==> flow/design.v <==
module top(
    input logic clk,         
    input logic rst,         
    output logic RGB_R,      
    output logic RGB_G,      
    output logic RGB_B       
);
    localparam CLK_FREQ = 12_000_000;  
    localparam PWM_RESOLUTION = 8;   
    localparam PWM_MAX = (1 << PWM_RESOLUTION) - 1;   
    localparam PWM_CYCLES = 256;   
    localparam DEGREES_MAX = 360;
    localparam CYCLES_PER_DEGREE = CLK_FREQ / DEGREES_MAX;   
    typedef enum logic [1:0] {
        STATE_PWM_COUNT,
        STATE_DEGREE_COUNT,
        STATE_HSV_CALC,
        STATE_PWM_OUTPUT
    } state_t;
    logic [PWM_RESOLUTION-1:0] pwm_counter;
    logic [PWM_RESOLUTION-1:0] red_pwm_value, green_pwm_value, blue_pwm_value;
    logic [31:0] degree_counter;
    logic [8:0] current_degree;
    state_t current_state;
    state_t next_state;
    always_ff @(posedge clk) begin
        if (rst) current_state <= STATE_PWM_COUNT;
        else current_state <= next_state;
    end
    always_comb begin  
        case (current_state)
            STATE_PWM_COUNT: begin
                if (degree_counter == CYCLES_PER_DEGREE - 1) begin
                    next_state = STATE_DEGREE_COUNT;
                end else begin
                    next_state = STATE_PWM_COUNT;
                end
            end
            STATE_DEGREE_COUNT: begin
                next_state = STATE_HSV_CALC;
            end
            STATE_HSV_CALC: begin
                next_state = STATE_PWM_OUTPUT;
            end
            STATE_PWM_OUTPUT: begin
                next_state = STATE_PWM_COUNT;
            end
            default: begin
                next_state = STATE_PWM_COUNT;
            end
        endcase
    end
    always_ff @(posedge clk) begin
        if (rst) begin
            pwm_counter <= 0;
            degree_counter <= 0;
            current_degree <= 0;
            red_pwm_value <= 0;
            green_pwm_value <= 0;
            blue_pwm_value <= 0;
        end else
        case (current_state)
            STATE_PWM_COUNT: begin
                pwm_counter <= pwm_counter + 1;                
                if (degree_counter == CYCLES_PER_DEGREE - 1) begin
                    degree_counter <= 0;
                end else begin
                    degree_counter <= degree_counter + 1;
                end
            end
            STATE_DEGREE_COUNT: begin
                if (current_degree == DEGREES_MAX - 1) begin
                    current_degree <= 0;
                end else begin
                    current_degree <= current_degree + 1;
                end
            end
            STATE_HSV_CALC: begin
                if (current_degree < 60) begin
                    red_pwm_value <= PWM_MAX;
                end else if (current_degree < 120) begin
                    red_pwm_value <= PWM_MAX - ((current_degree - 60) * PWM_MAX / 60);
                end else if (current_degree < 240) begin
                    red_pwm_value <= 0;
                end else if (current_degree < 300) begin
                    red_pwm_value <= (current_degree - 240) * PWM_MAX / 60;
                end else begin
                    red_pwm_value <= PWM_MAX;
                end
                if (current_degree < 60) begin
                    green_pwm_value <= current_degree * PWM_MAX / 60;
                end else if (current_degree < 180) begin
                    green_pwm_value <= PWM_MAX;
                end else if (current_degree < 240) begin
                    green_pwm_value <= PWM_MAX - ((current_degree - 180) * PWM_MAX / 60);
                end else begin
                    green_pwm_value <= 0;
                end
                if (current_degree < 120) begin
                    blue_pwm_value <= 0;
                end else if (current_degree < 180) begin
                    blue_pwm_value <= (current_degree - 120) * PWM_MAX / 60;
                end else if (current_degree < 300) begin
                    blue_pwm_value <= PWM_MAX;
                end else begin
                    blue_pwm_value <= PWM_MAX - ((current_degree - 300) * PWM_MAX / 60);
                end
            end
            STATE_PWM_OUTPUT: begin
            end
        endcase
    end
    assign RGB_R = (pwm_counter > red_pwm_value) ? 1'b1 : 1'b0;
    assign RGB_G = (pwm_counter > green_pwm_value) ? 1'b1 : 1'b0;
    assign RGB_B = (pwm_counter > blue_pwm_value) ? 1'b1 : 1'b0;
endmodule
; ---- Step by step through the tools: top
; What the tools print for top, step after step.
; Line numbers count from 1 in the design file above.
; Operators: Yosys type, input widths -> output width; for muxes data width and select width s.
; Not given: --
[design]
top = top
clk_port = clk
cell_library = sky130hd
corner = tt_025C_1v80

; ---- Word level
; Source: Yosys, flattened and elaborated, memories not mapped. Widths are those after wreduce; folded enables and synchronous resets count as part of the registers. Registers that Yosys merges into a memory's read port (data or address) are not register bits. Print and check cells do not count. Equal cells are merged and count once.
[op_classes]
n_mul = 6
add_sub_neg = 11
n_div = 6
n_reduce_logical = 1
compare = 8
n_mux = 17
eq_ne = 5
[ops]
columns = cell, n
row1 = $div 32x6->32 const B, 6
row2 = $mul 10x9->19 const B, 5
row3 = $mul 9x8->17 const B, 1
row4 = $mux 8, 10
row5 = $add 32x1->32 const B, 1
row6 = $eq 32x16->1 const B, 1
row7 = $mux 32, 1
row8 = $sub 8x8->8 const A, 3
row9 = $gt 8x8->1, 3
row10 = $sub 9x8->10 const B, 2
row11 = $lt 9x8->1 const B, 2
row12 = $sub 9x6->10 const B, 1
row13 = $sub 9x7->10 const B, 1
row14 = $sub 9x9->10 const B, 1
row15 = $add 9x1->9 const B, 1
row16 = $lt 9x6->1 const B, 1
row17 = $lt 9x7->1 const B, 1
row18 = $lt 9x9->1 const B, 1
row19 = $eq 9x9->1 const B, 1
row20 = $mux 9, 1
row21 = $add 8x1->8 const B, 1
row22 = $pmux 2 s4, 1
row23 = $eq 2x2->1 const B, 2
row24 = $mux 1, 4
row25 = $eq 2x1->1 const B, 1
row26 = $logic_not 2->1, 1
[word_totals]
regBits = 75
in_bits = 2
elab_cells = 61
out_inout_bits = 3

; ---- Logic depth
; Yosys ltp: most cells in a row. Word level: on the elaborated netlist, between registers, memories and ports. Mapped: between sequential cells and ports; inverters and the memories' decode and read muxes count.
[depth]
ltp_word = 7
abc_area = 0
depth_mapped = 45
ltp_nobuf = 42

; ---- Mapped cells and area
; Source: synth_stat.txt of the flow (Yosys; design flattened, memories mapped). It holds for the ABC_AREA given above (unset counts as 0); a run with the other value may have another netlist.
; The area totals of this step are shown rounded.
[types]
columns = type, n, area_total_um2
row1 = sky130_fd_sc_hd__fa_1, 226, 4.52E+03
row2 = sky130_fd_sc_hd__ha_1, 235, 2940.32
row3 = sky130_fd_sc_hd__inv_1, 459, 1.72E+03
row4 = sky130_fd_sc_hd__dfxtp_1, 77, 1.54E+03
row5 = sky130_fd_sc_hd__xnor2_1, 101, 884.598
row6 = sky130_fd_sc_hd__a21oi_1, 132, 660.634
row7 = sky130_fd_sc_hd__nor2_1, 165, 619.344
row8 = sky130_fd_sc_hd__nand2_1, 138, 517.997
row9 = sky130_fd_sc_hd__xor2_1, 59, 516.746
row10 = sky130_fd_sc_hd__o21ai_0, 95, 475.456
row11 = sky130_fd_sc_hd__a211oi_1, 55, 412.896
row12 = sky130_fd_sc_hd__a21o_1, 46, 345.331
row13 = sky130_fd_sc_hd__o211ai_1, 42, 315.302
row14 = sky130_fd_sc_hd__nand3_1, 48, 240.23
row15 = sky130_fd_sc_hd__mux2i_1, 23, 230.221
row16 = sky130_fd_sc_hd__and3_1, 30, 187.68
row17 = sky130_fd_sc_hd__nand2b_1, 30, 187.68
row18 = sky130_fd_sc_hd__clkbuf_1, 49, 183.926
; Not listed: further types 90, cells in them 403.
[mapped]
mapped_cells = 2413
ffs = 77
n_buf = 66
area_um2 = 19700
sequential_area_um2 = 1540

; ---- Timing after synthesis
; Source: OpenSTA report_checks on the synthesized netlist (no wires, ideal clock, input and output delay 20% of the period each), path of least setup slack; recovery checks are left aside. Register names are those of the netlist, which keeps one name where synthesis merged equal registers.
[synth_path]
kind = reg2reg
start = register current_degree[4]
end = register blue_pwm_value[0]
slack_ns = 2.310
t_arrival_ns = 11.573
driving_pins = 40
n_path_buf = 1
setup_time_ns = 0.117
t_required_ns = 13.883
tclk_ns = 14.0
t_first_pin_ns = 0.000
delay_ns = 11.690
synth_period_reached_ns = 11.69
; "delay_ns" = arrival - input delay + setup time.
; "driving_pins" counts driving pins, that of a launching flip-flop among them; a cell with two outputs on the path counts twice.
; "synth_period_reached_ns" is the clock period less the worst setup slack; recovery checks do not enter. This is arithmetic on one report: input and output delays are still those of the set period (20% each).
; Between the ends stands the longest chain of elaborated cells between them, by number of cells; it is not shown to be the way that was timed. Of several equally long chains one is given.
; Each line given opens the expression or statement behind the cell; cells for indexed reads and writes are added by Yosys, which also makes memories of some case tables.
; At most two assigning lines are given for a register; there are more.
[synth_between]
path_cell_list = sky130_fd_sc_hd__dfxtp_1 > sky130_fd_sc_hd__buf_1 > sky130_fd_sc_hd__inv_1 > sky130_fd_sc_hd__ha_1 > sky130_fd_sc_hd__a21oi_1 > sky130_fd_sc_hd__o21ai_1 > sky130_fd_sc_hd__xnor2_1 > sky130_fd_sc_hd__fa_1 > sky130_fd_sc_hd__fa_1 > sky130_fd_sc_hd__fa_1 > sky130_fd_sc_hd__fa_1 > sky130_fd_sc_hd__inv_1 > sky130_fd_sc_hd__ha_1 > sky130_fd_sc_hd__o21a_1 > sky130_fd_sc_hd__a2111oi_1 > sky130_fd_sc_hd__o21bai_1 > sky130_fd_sc_hd__a21oi_1 > sky130_fd_sc_hd__o21ai_0 > [4 not listed] > sky130_fd_sc_hd__a21o_1 > sky130_fd_sc_hd__o211a_4 > sky130_fd_sc_hd__o211a_1 > sky130_fd_sc_hd__or3_4 > sky130_fd_sc_hd__a2111oi_4 > sky130_fd_sc_hd__inv_2 > sky130_fd_sc_hd__o21ai_2 > sky130_fd_sc_hd__mux2i_1 > sky130_fd_sc_hd__nand4_1 > sky130_fd_sc_hd__a21oi_4 > sky130_fd_sc_hd__mux2i_2 > sky130_fd_sc_hd__nor4bb_1 > sky130_fd_sc_hd__o21ai_2 > sky130_fd_sc_hd__mux2_2 > sky130_fd_sc_hd__a2bb2oi_1 > sky130_fd_sc_hd__o31ai_2 > sky130_fd_sc_hd__mux2i_1 > sky130_fd_sc_hd__a32o_1
elab_chain_len = 7
cone_cells = 13
cone_classes = add/sub (3); mul (2); div (2); compare (3); mux (3)
[synth_lines]
columns = item, line_no
row1 = "start, declared", 23  ; logic [8:0] current_degree;
row2 = "start, assigned", 57  ; current_degree <= 0;
row3 = "start, assigned", 75  ; current_degree <= current_degree + 1;
row4 = $sub 9x9->10, 106  ; blue_pwm_value <= PWM_MAX - ((current_degree - 300) * PWM_MAX / 60);
row5 = $mul 10x9->19, 106
row6 = $div 32x6->32, 106
row7 = $sub 8x8->8, 106
row8 = $mux 8, 103  ; end else if (current_degree < 300) begin
row9 = $mux 8, 101  ; end else if (current_degree < 180) begin
row10 = $mux 8, 99  ; if (current_degree < 120) begin
row11 = "end, assigned", 102  ; blue_pwm_value <= (current_degree - 120) * PWM_MAX / 60;
row12 = "end, assigned", 106
row13 = "end, declared", 21  ; logic [PWM_RESOLUTION-1:0] red_pwm_value, green_pwm_value, blue_pwm_value;

; ---- Timing after layout
; From the final timing report of run B: the path of least setup slack in the routed layout; clock arrival at registers is part of the times.
[layout_path]
kind = reg2reg
start = register current_degree[5]
end = register blue_pwm_value[0]
slack_ns = 4.75
tclk_ns = 18.1
driving_pins = 43
t_arrival_ns = 13.58
t_required_ns = 18.33
setup_time_ns = 0.10
t_first_pin_ns = 0.35
n_path_buf = 1
; Between the ends stands the longest chain of elaborated cells between them, by number of cells; it is not shown to be the way that was timed. Of several equally long chains one is given.
; At most two assigning lines are given for a register; there are more.
[layout_between]
path_cell_list = sky130_fd_sc_hd__dfxtp_1 > sky130_fd_sc_hd__ha_1 > sky130_fd_sc_hd__buf_4 > sky130_fd_sc_hd__nand2_1 > sky130_fd_sc_hd__xnor2_1 > sky130_fd_sc_hd__inv_1 > sky130_fd_sc_hd__nor2_1 > sky130_fd_sc_hd__nor2_1 > sky130_fd_sc_hd__ha_1 > sky130_fd_sc_hd__or2_2 > sky130_fd_sc_hd__fa_1 > sky130_fd_sc_hd__fa_1 > sky130_fd_sc_hd__inv_1 > sky130_fd_sc_hd__fa_1 > sky130_fd_sc_hd__inv_1 > sky130_fd_sc_hd__ha_1 > sky130_fd_sc_hd__o211ai_1 > sky130_fd_sc_hd__o211ai_1 > [7 not listed] > sky130_fd_sc_hd__a21oi_1 > sky130_fd_sc_hd__and2_1 > sky130_fd_sc_hd__o211a_1 > sky130_fd_sc_hd__or3_4 > sky130_fd_sc_hd__a2111oi_4 > sky130_fd_sc_hd__inv_2 > sky130_fd_sc_hd__o21ai_2 > sky130_fd_sc_hd__mux2i_1 > sky130_fd_sc_hd__nand4_1 > sky130_fd_sc_hd__a21oi_4 > sky130_fd_sc_hd__mux2i_2 > sky130_fd_sc_hd__nor4bb_1 > sky130_fd_sc_hd__o21ai_2 > sky130_fd_sc_hd__a21oi_4 > sky130_fd_sc_hd__a21oi_1 > sky130_fd_sc_hd__o31ai_2 > sky130_fd_sc_hd__mux2i_1 > sky130_fd_sc_hd__a32o_1
elab_chain_len = 7
cone_cells = 13
cone_classes = add/sub (3); mul (2); div (2); compare (3); mux (3)
[layout_lines]
columns = item, line_no
row1 = "start, declared", 23  ; logic [8:0] current_degree;
row2 = "start, assigned", 57  ; current_degree <= 0;
row3 = "start, assigned", 75  ; current_degree <= current_degree + 1;
row4 = $sub 9x9->10, 106  ; blue_pwm_value <= PWM_MAX - ((current_degree - 300) * PWM_MAX / 60);
row5 = $mul 10x9->19, 106
row6 = $div 32x6->32, 106
row7 = $sub 8x8->8, 106
row8 = $mux 8, 103  ; end else if (current_degree < 300) begin
row9 = $mux 8, 101  ; end else if (current_degree < 180) begin
row10 = $mux 8, 99  ; if (current_degree < 120) begin
row11 = "end, assigned", 102  ; blue_pwm_value <= (current_degree - 120) * PWM_MAX / 60;
row12 = "end, assigned", 106
row13 = "end, declared", 21  ; logic [PWM_RESOLUTION-1:0] red_pwm_value, green_pwm_value, blue_pwm_value;

; Measured data: module top, platform sky130hd, 6 stored runs of the flow under differing settings, order arbitrary. Input and output delays are each 20% of the period that was set; the output load is 0.01 pF.
; "power_mw": no workload was simulated; the value follows from the tool's default switching activity.
; Results are given in rounded form.

[run A: settings]
ABC_AREA = 0
CAP_MARGIN = 40
CELL_PAD_IN_SITES_DETAIL_PLACEMENT = 2
CORE_UTILIZATION = 26
GPL_ROUTABILITY_DRIVEN = 0
HOLD_SLACK_MARGIN = 0.07
MAX_ROUTING_LAYER = met5
MIN_ROUTING_LAYER = met2
PLACE_DENSITY = 0.62
SETUP_SLACK_MARGIN = -0.95
TNS_END_PERCENT = 80
period_ns = 10.2
CORE_MARGIN = 2
SLEW_MARGIN = 20
[run A: results]
outcome = no results, routing failed with GRT-0116

[run B: settings]
ABC_AREA = 0
CAP_MARGIN = 5
CELL_PAD_IN_SITES_DETAIL_PLACEMENT = 0
CORE_ASPECT_RATIO = 1.29
CORE_UTILIZATION = 23
GPL_ROUTABILITY_DRIVEN = 0
HOLD_SLACK_MARGIN = 0.07
MAX_ROUTING_LAYER = met4
MIN_ROUTING_LAYER = met1
PLACE_DENSITY = 0.62
SETUP_SLACK_MARGIN = -0.18
SLEW_MARGIN = 5
TNS_END_PERCENT = 80
period_ns = 18.1
CORE_MARGIN = 2
[run B: results]
power_mw = 0.386
stdcell_area_um2 = 21400
ys_area_um2 = 19700
final_setup_ws_ns = 4.75
dieArea_um2 = 88000

[run C: settings]
CORE_ASPECT_RATIO = 1.46
CORE_UTILIZATION = 40
HOLD_SLACK_MARGIN = 0.27
MAX_ROUTING_LAYER = met4
SETUP_SLACK_MARGIN = 0.97
period_ns = 23.7
CAP_MARGIN = 20
CORE_MARGIN = 2
SLEW_MARGIN = 20
[run C: results]
power_mw = 0.290
stdcell_area_um2 = 20800
ys_area_um2 = 19700
final_setup_ws_ns = 10.4
dieArea_um2 = 51100

[run D: settings]
ABC_AREA = 0
CAP_MARGIN = 40
CELL_PAD_IN_SITES_DETAIL_PLACEMENT = 2
CORE_UTILIZATION = 26
GPL_ROUTABILITY_DRIVEN = 0
MAX_ROUTING_LAYER = met5
MIN_ROUTING_LAYER = met2
PLACE_DENSITY = 0.62
period_ns = 10.2
CORE_MARGIN = 2
SLEW_MARGIN = 20
[run D: results]
outcome = no results, routing failed with GRT-0116

[run E: settings]
CORE_ASPECT_RATIO = 1.15
CORE_UTILIZATION = 18
GPL_ROUTABILITY_DRIVEN = 0
GPL_TIMING_DRIVEN = 0
HOLD_SLACK_MARGIN = 0.27
MAX_ROUTING_LAYER = met4
SETUP_SLACK_MARGIN = 0.97
TNS_END_PERCENT = 20
period_ns = 23.7
CAP_MARGIN = 20
CORE_MARGIN = 2
SLEW_MARGIN = 20
[run E: results]
power_mw = 0.286
stdcell_area_um2 = 21900
ys_area_um2 = 19700
final_setup_ws_ns = 8.95
dieArea_um2 = 112000

[run F: settings]
CORE_UTILIZATION = 40
period_ns = 19.5
CAP_MARGIN = 20
CORE_MARGIN = 2
SLEW_MARGIN = 20
[run F: results]
power_mw = 0.362
stdcell_area_um2 = 20800
ys_area_um2 = 19700
final_setup_ws_ns = 5.99
dieArea_um2 = 51000
